==> flow/design.v <==
module Controller(Vppg, Find_Setting, CLK, rst_n, DC_Comp, PGA_Gain, CLK_Filter, LED_IR, LED_RED, IR_ADC_Value, RED_ADC_Value, LED_Drive);
input 		CLK;							 
input 		rst_n;							 
input 		Find_Setting;					 
input[7:0] 	Vppg;							 
output reg 			LED_IR;					 
output reg 			LED_RED;				 
output reg			CLK_Filter;				 
output reg  [3:0] 	LED_Drive;				 
output reg  [3:0] 	PGA_Gain;				 
output reg  [6:0] 	DC_Comp;				 
output reg  [7:0]   IR_ADC_Value;			 
output reg  [7:0]   RED_ADC_Value;			 
parameter 		 MAX_RAND_VOLTAGE = 250;
parameter 		 MIN_RAND_VOLTAGE = 5;
parameter		 MITTEL_VOLTAGE   = 127;
localparam[2:0]  INITIAL 			    = 3'b001;  
localparam[2:0]  IDLE         		    = 3'b010;  
localparam[2:0]  FIND_SETTING			= 3'b000;
localparam[2:0]  SWEEP_DC_COMP  		= 3'b011;  
localparam[2:0]  INCREASE_PGA_GAIN      = 3'b100;  
localparam[2:0]  OSCILLATE   	     	= 3'b101;  
localparam[2:0]  FIRST_DC_COMP   		= 3'b110;  
reg [9:0]  	counter;						 
reg [3:0] 	gaintemp;						
reg [3:0] 	PGA_Gain_IR;					 
reg [3:0] 	PGA_Gain_RED;					 
reg [2:0]   currentState, nextState;		 
reg [7:0]   DC_left, DC_right, DC_Comp_temp;  
reg [6:0]   DC_Comp_IR;						 
reg [6:0]   DC_Comp_RED; 				     
reg [1:0]	red_on_flag; 					 
reg [9:0]   min_index;						 
reg [9:0]   max_index;						 
reg [7:0]  	temp_min;						 
reg [7:0]  	temp_max;						 
reg [3:0]   gaintemp_max;
reg [3:0]   gaintemp_min;
reg 		start;
always@(posedge CLK or negedge rst_n) begin
	if(~rst_n)begin
		currentState  <= INITIAL;	
	end
    else begin 
		currentState  <= nextState;
	end
end
always@(posedge CLK) begin
	if(counter == 999) begin
			counter <= 0;
		end
		else if(counter >= 0) begin
		counter <= counter + 1;
		end
	 case(currentState)
		INITIAL: begin  
			nextState          <= FIND_SETTING;
			counter		       <= 0;
			PGA_Gain_RED 	   <= 0;
			PGA_Gain_IR		   <= 0;
			DC_Comp_temp	   <= 0;
			DC_Comp_IR 	       <= 0;
			DC_Comp_RED        <= 0; 
			red_on_flag        <= 1;  
			temp_min		   <= 255;
			temp_max           <= 0;
			min_index		   <= 0;
			max_index 		   <= 0;
			LED_IR			   <= 0;
			LED_RED			   <= 1;
			PGA_Gain		   <= 4'd0;
			gaintemp  		   <= 15;
			LED_Drive 	       <= 8;
			CLK_Filter         <= 0;
			gaintemp_max       <= 0;
			gaintemp_min       <= 0;
			start <= 0;
			DC_Comp            <= 0;
			IR_ADC_Value       <= 0;
			RED_ADC_Value      <= 0;
		end
		FIND_SETTING: begin  
		if(Find_Setting) begin
			nextState <= IDLE;
			end
		end
		IDLE: begin  
			DC_left	  <= 0;
			DC_right  <= MITTEL_VOLTAGE; 
            case(red_on_flag)   
                0: begin   
					nextState <= FIRST_DC_COMP;
		   		    LED_IR    <= 1;
		            LED_RED   <= 0;
                    DC_Comp   <= 0;
					temp_min  <= 255;
					temp_max  <= 0;
				end
				1: begin   
					nextState <= FIRST_DC_COMP;
		   			LED_IR    <= 0;
		   		    LED_RED   <= 1;
                    DC_Comp   <= 0; 	
					temp_min  <= 255;
					temp_max  <= 0;
				end 
				2: begin   
					if (Vppg < temp_min && LED_RED == 1) begin
		 				temp_min  <= Vppg;
		 				min_index <= counter;  
		 				nextState <= IDLE;
					end
					if (Vppg > temp_max && LED_RED == 1) begin
		 				temp_max  <= Vppg;
		 				max_index <= counter;  
						nextState <= IDLE;
					end
					if (counter == 999 && LED_RED == 1)begin  
						nextState <= SWEEP_DC_COMP;  
					end	
					if(LED_IR == 1) begin
						nextState <= SWEEP_DC_COMP;
					end				    
				end
                default:;
            endcase
		end 
		FIRST_DC_COMP:begin	 
			if ((DC_right - DC_left) > 1)begin 
				if(Vppg < MITTEL_VOLTAGE)begin
					DC_right 	    <= 	DC_Comp;
					DC_Comp_temp	<=  DC_Comp + DC_left;
					DC_Comp  		<=  DC_Comp_temp >>1;
				end else if(Vppg > MITTEL_VOLTAGE)begin
					DC_left 	    <=	DC_Comp;
					DC_Comp_temp 	<=  DC_Comp + DC_right;
					DC_Comp 	    <=  DC_Comp_temp >> 1;
				end else begin
					DC_left			<=	DC_Comp;
					DC_right		<=	DC_Comp;
				end	
			end else begin
				red_on_flag     	<=	 2;
				nextState			<= 	IDLE;					
			end
	    end
		SWEEP_DC_COMP: begin   
				if (counter < (((min_index +max_index) >> 1) + 7) && counter >= (((min_index + max_index) >> 1) - 7))begin 
					if(Vppg < MITTEL_VOLTAGE)begin
						DC_right 	    <= 	DC_Comp;
						DC_Comp_temp	<=  DC_Comp + DC_left;
						DC_Comp  		<=  DC_Comp_temp >>1;
					end else if(Vppg > MITTEL_VOLTAGE)begin
						DC_left 	    <=	DC_Comp;
						DC_Comp_temp    <=  DC_Comp + DC_right;
						DC_Comp 	    <=  DC_Comp_temp >> 1;
					end else begin
						DC_left			<=	DC_Comp;
						DC_right		<=	DC_Comp;
						nextState 		<= INCREASE_PGA_GAIN;
					end	
				end else if (counter >= (((min_index +max_index) >> 1) + 7)) begin 
					nextState	    <= INCREASE_PGA_GAIN;
				end         
		end
		INCREASE_PGA_GAIN: begin  
			if((counter >= max_index) && counter <= (max_index + 4'd15)) begin  
				if(Vppg < MAX_RAND_VOLTAGE) begin
					PGA_Gain <= PGA_Gain + 4'd1;
				end
				else begin
					gaintemp_max <= PGA_Gain;   
				end
				if(counter == (max_index + 4'd15)) begin   
					PGA_Gain <= 4'd0;
					start <= 1;
				end
			end
			if(start) begin
				start <= 0;
				if(2000 < gaintemp_max) begin
					red_on_flag    <= 0 ;
					counter    	   <= 0;  
					if(LED_IR) begin					 
						DC_Comp_IR    <= DC_Comp;		 
						PGA_Gain_IR   <= gaintemp_min; 	 
						nextState     <= OSCILLATE;
						PGA_Gain      <= 4'd0;  
						gaintemp      <= 15;
						gaintemp_max  <= 0;
						gaintemp_min  <= 0;
					end
					if(LED_RED) begin
						DC_Comp_RED   <= DC_Comp;		 
						PGA_Gain_RED  <= gaintemp_min;   
						nextState  	  <= IDLE; 			 
						PGA_Gain   	  <= 4'd0; 			 
						gaintemp      <= 15;
						gaintemp_max  <= 0;
						gaintemp_min  <= 0;
						LED_RED	      <= 0;
						LED_IR	      <= 1;
					end
				end
				else begin	
					red_on_flag 	  <= 0 ;
					counter    	      <= 0;  
					if(LED_IR) begin
						DC_Comp_IR    <= DC_Comp;		     
						PGA_Gain_IR   <= gaintemp_max; 		 
						nextState     <= OSCILLATE;			 
						PGA_Gain      <= 4'd0;  
						gaintemp      <= 15;
						gaintemp_max  <= 0;
						gaintemp_min  <= 0;
						LED_RED	      <= 1;
						LED_IR	      <= 0;
					end
					if(LED_RED) begin
						DC_Comp_RED   <= DC_Comp;			 
						PGA_Gain_RED  <= gaintemp_max;		 
						nextState     <= IDLE; 				 
						PGA_Gain      <= 4'd0; 				 
						gaintemp      <= 15;
						gaintemp_max  <= 0;
						gaintemp_min  <= 0;
						LED_RED	  	  <= 0;
						LED_IR	      <= 1;
					end
				end
			end
		end 
		OSCILLATE: begin  
			CLK_Filter <=~CLK_Filter;  
			if(counter == 9) begin	  
				LED_RED <= ~LED_RED; 
				LED_IR  <= ~LED_IR;
				counter <= 0;  
				if(LED_IR) begin
					DC_Comp  	  <= DC_Comp_RED;
					PGA_Gain 	  <= PGA_Gain_RED;
					IR_ADC_Value  <= Vppg;  
				end
				if(LED_RED) begin
					DC_Comp 	  <= DC_Comp_IR;
					PGA_Gain 	  <= PGA_Gain_IR;
					RED_ADC_Value <= Vppg;  
				end
			end	
		end
		default: nextState <= IDLE;
	endcase
end
endmodule
module FIR_Filter(
    input wire CLK,                  
    input wire CLK_Filter,           
    input wire [7:0] input_data,     
    input wire rst_n,                
    output reg [19:0] output_data    
);
parameter NUM_SHI_REGS = 22;	 
parameter NUM_ADD_REGS = 11;     
reg     [7:0]   shift_regs   [NUM_SHI_REGS-1:0];   
reg     [8:0]   add_regs     [NUM_ADD_REGS-1:0];   
reg 	[16:0]  order[NUM_ADD_REGS-1:0];  
wire    [7:0]   COEFFICIENTS [NUM_ADD_REGS-1:0];   
assign COEFFICIENTS[0]  =    8'd2;
assign COEFFICIENTS[1]  =    8'd10;
assign COEFFICIENTS[2]  =    8'd16;
assign COEFFICIENTS[3]  =    8'd28;
assign COEFFICIENTS[4]  =    8'd43;
assign COEFFICIENTS[5]  =    8'd60;
assign COEFFICIENTS[6]  =    8'd78;
assign COEFFICIENTS[7]  =    8'd95;
assign COEFFICIENTS[8]  =    8'd111;
assign COEFFICIENTS[9]  =    8'd122;
assign COEFFICIENTS[10] =    8'd128;
always @(posedge CLK or negedge rst_n) begin
    if (!rst_n) begin
        shift_regs[0]  <= 8'b0;
        shift_regs[1]  <= 8'b0;
        shift_regs[2]  <= 8'b0;
        shift_regs[3]  <= 8'b0;
        shift_regs[4]  <= 8'b0;
        shift_regs[5]  <= 8'b0;
        shift_regs[6]  <= 8'b0;
        shift_regs[7]  <= 8'b0;
        shift_regs[8]  <= 8'b0;
        shift_regs[9]  <= 8'b0;
        shift_regs[10] <= 8'b0;
        shift_regs[11] <= 8'b0;
        shift_regs[12] <= 8'b0;
        shift_regs[13] <= 8'b0;
        shift_regs[14] <= 8'b0;
        shift_regs[15] <= 8'b0;
        shift_regs[16] <= 8'b0;
        shift_regs[17] <= 8'b0;
        shift_regs[18] <= 8'b0;
        shift_regs[19] <= 8'b0;
        shift_regs[20] <= 8'b0;
        shift_regs[21] <= 8'b0;
        add_regs[0]  <= 9'b0;
        add_regs[1]  <= 9'b0;
        add_regs[2]  <= 9'b0;
        add_regs[3]  <= 9'b0;
        add_regs[4]  <= 9'b0;
        add_regs[5]  <= 9'b0;
        add_regs[6]  <= 9'b0;
        add_regs[7]  <= 9'b0;
        add_regs[8]  <= 9'b0;
        add_regs[9]  <= 9'b0;
        add_regs[10] <= 9'b0;
        order[0]  <= 17'b0;
        order[1]  <= 17'b0;
        order[2]  <= 17'b0;
        order[3]  <= 17'b0;
        order[4]  <= 17'b0;
        order[5]  <= 17'b0;
        order[6]  <= 17'b0;
        order[7]  <= 17'b0;
        order[8]  <= 17'b0;
        order[9]  <= 17'b0;
        order[10] <= 17'b0;
        output_data <= 20'd0;
    end else if (CLK_Filter) begin
        shift_regs[0]  <= input_data;
        shift_regs[1]  <= shift_regs[0];
        shift_regs[2]  <= shift_regs[1];
        shift_regs[3]  <= shift_regs[2];
        shift_regs[4]  <= shift_regs[3];
        shift_regs[5]  <= shift_regs[4];
        shift_regs[6]  <= shift_regs[5];
        shift_regs[7]  <= shift_regs[6];
        shift_regs[8]  <= shift_regs[7];
        shift_regs[9]  <= shift_regs[8];
        shift_regs[10] <= shift_regs[9];
        shift_regs[11] <= shift_regs[10];
        shift_regs[12] <= shift_regs[11];
        shift_regs[13] <= shift_regs[12];
        shift_regs[14] <= shift_regs[13];
        shift_regs[15] <= shift_regs[14];
        shift_regs[16] <= shift_regs[15];
        shift_regs[17] <= shift_regs[16];
        shift_regs[18] <= shift_regs[17];
        shift_regs[19] <= shift_regs[18];
        shift_regs[20] <= shift_regs[19];
        shift_regs[21] <= shift_regs[20];
        add_regs[0]     <= shift_regs[0] + shift_regs[21];
        add_regs[1]     <= shift_regs[1] + shift_regs[20];
        add_regs[2]     <= shift_regs[2] + shift_regs[19];
        add_regs[3]     <= shift_regs[3] + shift_regs[18];
        add_regs[4]     <= shift_regs[4] + shift_regs[17];
        add_regs[5]     <= shift_regs[5] + shift_regs[16];
        add_regs[6]     <= shift_regs[6] + shift_regs[15];
        add_regs[7]     <= shift_regs[7] + shift_regs[14];
        add_regs[8]     <= shift_regs[8] + shift_regs[13];
        add_regs[9]     <= shift_regs[9] + shift_regs[12];
        add_regs[10]    <= shift_regs[10] + shift_regs[11];
        order[0]    <= COEFFICIENTS[0] * add_regs[0];
        order[1]    <= COEFFICIENTS[1] * add_regs[1];
        order[2]    <= COEFFICIENTS[2] * add_regs[2];
        order[3]    <= COEFFICIENTS[3] * add_regs[3];
        order[4]    <= COEFFICIENTS[4] * add_regs[4];
        order[5]    <= COEFFICIENTS[5] * add_regs[5];
        order[6]    <= COEFFICIENTS[6] * add_regs[6];
        order[7]    <= COEFFICIENTS[7] * add_regs[7];
        order[8]    <= COEFFICIENTS[8] * add_regs[8];
        order[9]    <= COEFFICIENTS[9] * add_regs[9];
        order[10]   <= COEFFICIENTS[10] * add_regs[10];
	    output_data <=   order[0] + order[1] + order[2] + order[3] 
                       + order[4] + order[5] + order[6] + order[7] 
                       + order[8] + order[9] + order[10];
    end
end
endmodule
module Controller_FIR (
	input	[7:0] 	VPPG,             
	input 		  	Find_Setting,     
	input 		  	CLK,              
	input 		  	rst_n,            
	output 	[6:0] 	DC_Comp,          
	output 	[3:0] 	pga_Gain,         
	output 		  	LED_IR,           
	output 		  	LED_RED,          
	output  [19:0] 	Out_RED_Filtered, 
	output  [19:0] 	Out_IR_Filtered,  
	output  [3:0] 	LED_Drive         
);
	wire [7:0] IR_ADC_Value, RED_ADC_Value;
	wire 	   CLK_Filter;
	reg        CLK_Filter_q;    
	wire       Filter_En;       
	always @(posedge CLK or negedge rst_n) begin
		if (!rst_n) CLK_Filter_q <= 1'b0;
		else        CLK_Filter_q <= CLK_Filter;
	end
	assign Filter_En = CLK_Filter & ~CLK_Filter_q;
    Controller ct(  .Vppg(VPPG), 
                    .Find_Setting(Find_Setting), 
                    .CLK(CLK), 
                    .rst_n(rst_n), 
                    .DC_Comp(DC_Comp), 
                    .PGA_Gain(pga_Gain), 
                    .CLK_Filter(CLK_Filter), 
                    .LED_IR(LED_IR), 
                    .LED_RED(LED_RED),
                    .IR_ADC_Value(IR_ADC_Value), 
                    .RED_ADC_Value(RED_ADC_Value), 
                    .LED_Drive(LED_Drive)); 
	FIR_Filter red( .CLK(CLK),
                    .CLK_Filter(Filter_En), 
                    .input_data(RED_ADC_Value),
                    .rst_n(rst_n),  
                    .output_data(Out_RED_Filtered));
	FIR_Filter ir(  .CLK(CLK),
                    .CLK_Filter(Filter_En), 
                    .input_data(IR_ADC_Value),
                    .rst_n(rst_n),  
                    .output_data(Out_IR_Filtered));
endmodule
Hand-over note for Controller_FIR

Step by step through the tools: Controller_FIR:

Tool output for the design above before and after an edit, in the order of the flow.
"before" refers to lines of the RTL above, "after" to lines of the edited file.
"change" is "after" less "before", of the values as shown; "rel. change" is that difference over "before", in percent.
Operators: Yosys type, input widths -> output width; for muxes data width and select width s.
Library cell names are shortened.
Not given: --

* top: Controller_FIR
* clock: CLK
* standard-cell library: sky130hd
* corner: tt_025C_1v80

Diff:

Unified diff, file above to edited file.
The edited RTL no longer does the same as the RTL above: the edit was made by script, with no optimisation intended.

```diff
@@ -380,5 +380,5 @@
 	input 		  	CLK,              
 	input 		  	rst_n,            
-	output 	[6:0] 	DC_Comp,          
+	output 	[6:0] 	DC_Comp_ext,          
 	output 	[3:0] 	pga_Gain,         
 	output 		  	LED_IR,           
@@ -388,4 +388,8 @@
 	output  [3:0] 	LED_Drive         
 );
+	wire [6:0] DC_Comp;
+	reg [6:0] DC_Comp_dly;
+	always @(posedge CLK) DC_Comp_dly <= DC_Comp;
+	assign DC_Comp_ext = DC_Comp_dly;
 	wire [7:0] IR_ADC_Value, RED_ADC_Value;
 	wire 	   CLK_Filter;
```

Word-level counts:

Counts by Yosys on the flattened word-level netlist (proc, flatten, opt, wreduce). Print and check cells are left out. Cells with the same type and inputs are merged into one.

Operators by class
* multiply operators: before 16, after 16, change 0, rel. change 0.00%
* shift operators: before 0, after 0, change 0
* muxes and demuxes: before 119, after 119, change 0, rel. change 0.00%
* bitwise logic cells: before 6, after 6, change 0, rel. change 0.00%
* reduce/logical cells: before 36, after 36, change 0, rel. change 0.00%
* div/mod/pow operators: before 0, after 0, change 0
* equal/unequal tests: before 38, after 38, change 0, rel. change 0.00%
* $add $sub $neg: before 51, after 51, change 0, rel. change 0.00%
* order comparisons: before 13, after 13, change 0, rel. change 0.00%

Operator kinds equal on both sides are left out: 79.

Word-level totals
* ROM bits: before 0, after 0, change 0
* input bits: before 11, after 11, change 0, rel. change 0.00%
* output and inout port bits: before 57, after 57, change 0, rel. change 0.00%
* clocked read ports x word width: before 0, after 0, change 0
* elaborated cells: before 395, after 396, change +1, rel. change +0.25%
* bits in registers: before 1042, after 1049, change +7, rel. change +0.67%
* bits in latches: before 0, after 0, change 0
* RAM bits: before 0, after 0, change 0
* memories kept: before 0, after 0, change 0

Longest topological paths:

Yosys ltp: most cells in a row. Word level: on the elaborated netlist, between registers, memories and ports. Mapped: between sequential cells and ports; inverters and the memories' decode and read muxes count.

Depth
* depth in word-level cells: before 10, after 10, change 0, rel. change 0.00%
* ABC_AREA: before 0, after 0
* gate-level depth with buffers: before 29, after 27, change -2, rel. change -6.90%
* gate-level depth less buffers: before 29, after 27, change -2, rel. change -6.90%

Mapped cells and area:

Source: synth_stat.txt of the flow (Yosys; design flattened, memories mapped). It holds for the ABC_AREA given above (unset counts as 0); a run with the other value may have another netlist.

Synthesis totals
* standard cells after synthesis: before 7056, after 7106, change +50, rel. change +0.71%
* buffers: before 224, after 224, change 0, rel. change 0.00%
* sequential area (µm²): before 25756.0, after 25896.1, change +140.1, rel. change +0.54%
* mapped flip-flops: before 1008, after 1015, change +7, rel. change +0.69%
* mapped area (µm²): before 67938.9, after 68333.0, change +394.1, rel. change +0.58%

Cell types
* xnor2_1: before 243, after 208, change -35, rel. change -14.40%
* xor2_1: before 118, after 151, change +33, rel. change +27.97%
* nor2b_1: before 23, after 45, change +22, rel. change +95.65%
* o21bai_1: before 149, after 133, change -16, rel. change -10.74%
* inv_1: before 808, after 822, change +14, rel. change +1.73%
* a21oi_1: before 316, after 302, change -14, rel. change -4.43%
* and3_1: before 41, after 27, change -14, rel. change -34.15%
* nor2_1: before 117, after 130, change +13, rel. change +11.11%
* o21ai_0: before 494, after 482, change -12, rel. change -2.43%
* o211ai_1: before 7, after 18, change +11, rel. change +157.14%
* nand3_1: before 26, after 36, change +10, rel. change +38.46%
* and2_1: before 17, after 27, change +10, rel. change +58.82%
* nand2b_1: before 36, after 27, change -9, rel. change -25.00%
* a211o_1: before 5, after 14, change +9, rel. change +180.00%
* a21o_1: before 103, after 95, change -8, rel. change -7.77%
* or2_2: before 8, after 16, change +8, rel. change +100.00%
* or3_1: before 7, after 15, change +8, rel. change +114.29%
* a31oi_1: before 21, after 14, change -7, rel. change -33.33%

Cell types equal on both sides are left out: 13.
Not every row of either side is listed.
The figures by module come from a second, unflattened synthesis with its own total; it is not the netlist above.

Unflattened totals
* cells (unflattened synthesis): before 6519, after 6522, change +3, rel. change +0.05%
* area total of the unflattened synthesis (µm²): before 70946.8, after 71065.7, change +118.9, rel. change +0.17%

Each row is one instance without its submodules.

By module, before
* FIR_Filter: instances 2, sequential area 10910.5 µm², area 31059.8 µm², cells 2831
* Controller: instances 1, sequential area 3910.0 µm², area 8788.4 µm², cells 855
* Controller_FIR: instances 1, sequential area 25.0 µm², area 38.8 µm², cells 2

By module, after
* FIR_Filter: instances 2, sequential area 10910.5 µm², area 31073.6 µm², cells 2830
* Controller: instances 1, sequential area 3910.0 µm², area 8739.6 µm², cells 853
* Controller_FIR: instances 1, sequential area 165.2 µm², area 178.9 µm², cells 9

Path before layout:

Path of least setup slack by OpenSTA after synthesis, without wires, with an ideal clock, recovery checks aside; 20% of the period is set as input and as output delay. Where synthesis merged equal registers, the netlist keeps one of their names.

Path after synthesis
* path kind: before reg2reg, after reg2reg
* start: before register red.order[1][1], after register red.order[1][1]
* end: before register red.output_data[18], after register red.output_data[18]
* path delay (ns): before 6.305, after 6.299, change -0.006, rel. change -0.10%
* library setup time (ns): before 0.133, after 0.129, change -0.004
* stages on the path: before 28, after 24, change -4, rel. change -14.29%
* path buffers: before 0, after 0, change 0
* slack (ns): before 3.695, after 3.701, change +0.006
* time at the first pin (ns): before 0.000, after 0.000, change 0.000
* data required time (ns): before 9.867, after 9.871, change +0.004, rel. change +0.04%
* clock period (ns): before 10.0, after 10.0, change 0.0, rel. change 0.00%
* data arrival time (ns): before 6.172, after 6.170, change -0.002, rel. change -0.03%
* synthesis period reached (ns): before 6.305, after 6.299, change -0.006, rel. change -0.10%

"path delay" is the arrival time less input delay plus setup time.
"stages on the path": output pins that drive a net of the path, with the launching flip-flop's if there is one; two outputs of one cell count as two.
"synthesis period reached" = period - worst setup slack (recovery checks aside). The figure is calculated, with input and output delays left at 20% of the set period.
The rows between start and end are the longest chain of elaborated cells between them; the timing report does not say that the signal goes this way. Where chains are equally long, one stands for them.
Each line given opens the expression or statement behind the cell; cells for indexed reads and writes are added by Yosys, which also makes memories of some case tables.

On the way, after synthesis, before:
* cells stage by stage: dfrtp_1 ha_1 fa_1 a21oi_1 nor2_1 nor2_1 o21bai_1 a21oi_1 nor2b_1 o21ai_0 nor2b_1 xnor2_1 fa_1 inv_1 fa_1 fa_1 inv_1 fa_1 fa_1 ha_1 nand2_1 o21ai_0 o41ai_1 o21a_1 a21oi_1 a21oi_1 xor2_1 o21ai_0
* cells in the longest elaborated chain: 10
* elaborated cells between the ends (all ways): 10
* RTL lines with such cells: 1
* classes of those cells: add/sub (10)

RTL lines, path after synthesis, before
* start: declaration: line 266 `reg [16:0] order[NUM_ADD_REGS-1:0];`
* start: assignment: line 315 `order[1]  <= 17'b0;`
* start: assignment: line 361 `order[1]    <= COEFFICIENTS[1] * add_regs[1];`
* $add 10x17->18: line 371 `output_data <= order[0] + order[1] + order[2] + order[3]`
* $add 20x13->20: line 371
* $add 20x17->20 x7: line 371
* $add 20x16->20: line 371
* end: assignment: line 325 `output_data <= 20'd0;`
* end: assignment: line 371
* end: declaration: line 260 `output reg [19:0] output_data`

On the way, after synthesis, after:
* cells stage by stage: dfrtp_1 ha_1 fa_1 a21o_1 a21oi_1 o21bai_1 a21oi_1 o21bai_1 a21o_1 a21oi_1 nor2b_1 xnor2_1 fa_1 fa_1 fa_1 fa_1 inv_1 fa_1 ha_1 o41a_1 a211o_1 a31oi_1 xor2_1 o21ai_1
* cells in the longest elaborated chain: 10
* elaborated cells between the ends (all ways): 10
* RTL lines with such cells: 1
* classes of those cells: add/sub (10)

RTL lines, path after synthesis, after
* start: declaration: line 266 `reg [16:0] order[NUM_ADD_REGS-1:0];`
* start: assignment: line 315 `order[1]  <= 17'b0;`
* start: assignment: line 361 `order[1]    <= COEFFICIENTS[1] * add_regs[1];`
* $add 10x17->18: line 371 `output_data <= order[0] + order[1] + order[2] + order[3]`
* $add 20x13->20: line 371
* $add 20x17->20 x7: line 371
* $add 20x16->20: line 371
* end: assignment: line 325 `output_data <= 20'd0;`
* end: assignment: line 371
* end: declaration: line 260 `output reg [19:0] output_data`

Path in the finished layout:

Path of least setup slack in the final report of the runs of pair 1 (OpenROAD, finished layout, wires in). Where an end is a register, its clock arrival counts in the times.

Path after layout
* path kind: before reg2reg, after reg2reg
* start: before register red.order[1][1], after register red.order[1][1]
* end: before register red.output_data[18], after register red.output_data[16]
* time at the first pin (ns): before 0.74, after 0.74, change 0.00, rel. change 0.00%
* path buffers: before 0, after 0, change 0
* library setup time (ns): before 0.16, after 0.16, change 0.00
* slack (ns): before 2.85, after 3.15, change +0.30
* clock period (ns): before 10.0, after 10.0, change 0.0, rel. change 0.00%
* data arrival time (ns): before 7.72, after 7.43, change -0.29, rel. change -3.76%
* stages on the path: before 28, after 26, change -2, rel. change -7.14%
* data required time (ns): before 10.57, after 10.58, change +0.01, rel. change +0.09%

The rows between start and end are the longest chain of elaborated cells between them; the timing report does not say that the signal goes this way. Where chains are equally long, one stands for them.

On the way, after layout, before:
* cells stage by stage: dfrtp_1 ha_1 fa_1 a21oi_1 nor2_1 nor2_1 o21bai_1 a21oi_1 nor2b_1 o21ai_0 nor2b_1 xnor2_1 fa_1 inv_1 fa_1 fa_1 inv_1 fa_1 fa_1 ha_1 nand2_1 o21ai_0 o41ai_1 o21a_1 a21oi_1 a21oi_1 xor2_1 o21ai_0
* cells in the longest elaborated chain: 10
* elaborated cells between the ends (all ways): 10
* RTL lines with such cells: 1
* classes of those cells: add/sub (10)

RTL lines, path after layout, before
* start: declaration: line 266 `reg [16:0] order[NUM_ADD_REGS-1:0];`
* start: assignment: line 315 `order[1]  <= 17'b0;`
* start: assignment: line 361 `order[1]    <= COEFFICIENTS[1] * add_regs[1];`
* $add 10x17->18: line 371 `output_data <= order[0] + order[1] + order[2] + order[3]`
* $add 20x13->20: line 371
* $add 20x17->20 x7: line 371
* $add 20x16->20: line 371
* end: assignment: line 325 `output_data <= 20'd0;`
* end: assignment: line 371
* end: declaration: line 260 `output reg [19:0] output_data`

On the way, after layout, after:
* cells stage by stage: dfrtp_1 ha_1 fa_1 a21o_1 a21oi_1 o21bai_1 a21oi_1 o21bai_1 a21o_1 a21oi_1 nor2b_1 xnor2_1 fa_1 fa_1 fa_1 fa_1 inv_1 fa_1 ha_1 nor2_1 nor2_1 o41a_1 a211o_1 a21oi_1 xor2_1 o21ai_0
* cells in the longest elaborated chain: 10
* elaborated cells between the ends (all ways): 10
* RTL lines with such cells: 1
* classes of those cells: add/sub (10)

RTL lines, path after layout, after
* start: declaration: line 266 `reg [16:0] order[NUM_ADD_REGS-1:0];`
* start: assignment: line 315 `order[1]  <= 17'b0;`
* start: assignment: line 361 `order[1]    <= COEFFICIENTS[1] * add_regs[1];`
* $add 10x17->18: line 371 `output_data <= order[0] + order[1] + order[2] + order[3]`
* $add 20x13->20: line 371
* $add 20x17->20 x7: line 371
* $add 20x16->20: line 371
* end: assignment: line 325 `output_data <= 20'd0;`
* end: assignment: line 371
* end: declaration: line 260 `output reg [19:0] output_data`

Measured runs:

Runs of the flow (Yosys, OpenROAD) on both versions; the two runs of a pair have the same settings. The constraints put input and output delay at 20% of the set period each and load the outputs with 0.01 pF.

Flow settings, pair 1:
* CORE_UTILIZATION: 40
* period_ns: 10.0
* CAP_MARGIN: 20
* CORE_MARGIN: 2
* SLEW_MARGIN: 20

Measured results, pair 1
* clock period reached (ns): before 7.155, after 6.848, change -0.307, rel. change -4.29%
* chip area in the Yosys report (µm²): before 67938.9, after 68333.0, change +394.1, rel. change +0.58%
* worst setup slack after layout (ns): before 2.845, after 3.152, change +0.307
* worst hold slack (ns): before 0.353, after 0.350, change -0.003
* utilization: before 0.442, after 0.445, change +0.003
* total negative setup slack (ns): before 0.000, after 0.000, change 0.000
* overall die area (µm²): before 173160.0, after 174156.0, change +996.0, rel. change +0.58%

Flow settings, pair 2:
* CAP_MARGIN: 40
* CELL_PAD_IN_SITES_GLOBAL_PLACEMENT: 1
* CORE_ASPECT_RATIO: 1.2
* CORE_UTILIZATION: 28
* GPL_TIMING_DRIVEN: 0
* SETUP_SLACK_MARGIN: 1.42
* period_ns: 5.23
* CORE_MARGIN: 2
* SLEW_MARGIN: 20

Measured results, pair 2
* clock period reached (ns): before 6.320, after 6.507, change +0.187, rel. change +2.96%
* chip area in the Yosys report (µm²): before 67938.9, after 68333.0, change +394.1, rel. change +0.58%
* worst setup slack after layout (ns): before -1.090, after -1.277, change -0.187
* utilization: before 0.338, after 0.34, change +0.002
* total negative setup slack (ns): before -18.813, after -20.327, change -1.514
* overall die area (µm²): before 246612.0, after 248029.0, change +1417.0, rel. change +0.57%

"clock period reached": clock period set for the run, less the worst setup slack. It is reckoned from that one timing run; input and output delays stay at 20% of the period that was set.

End of note.
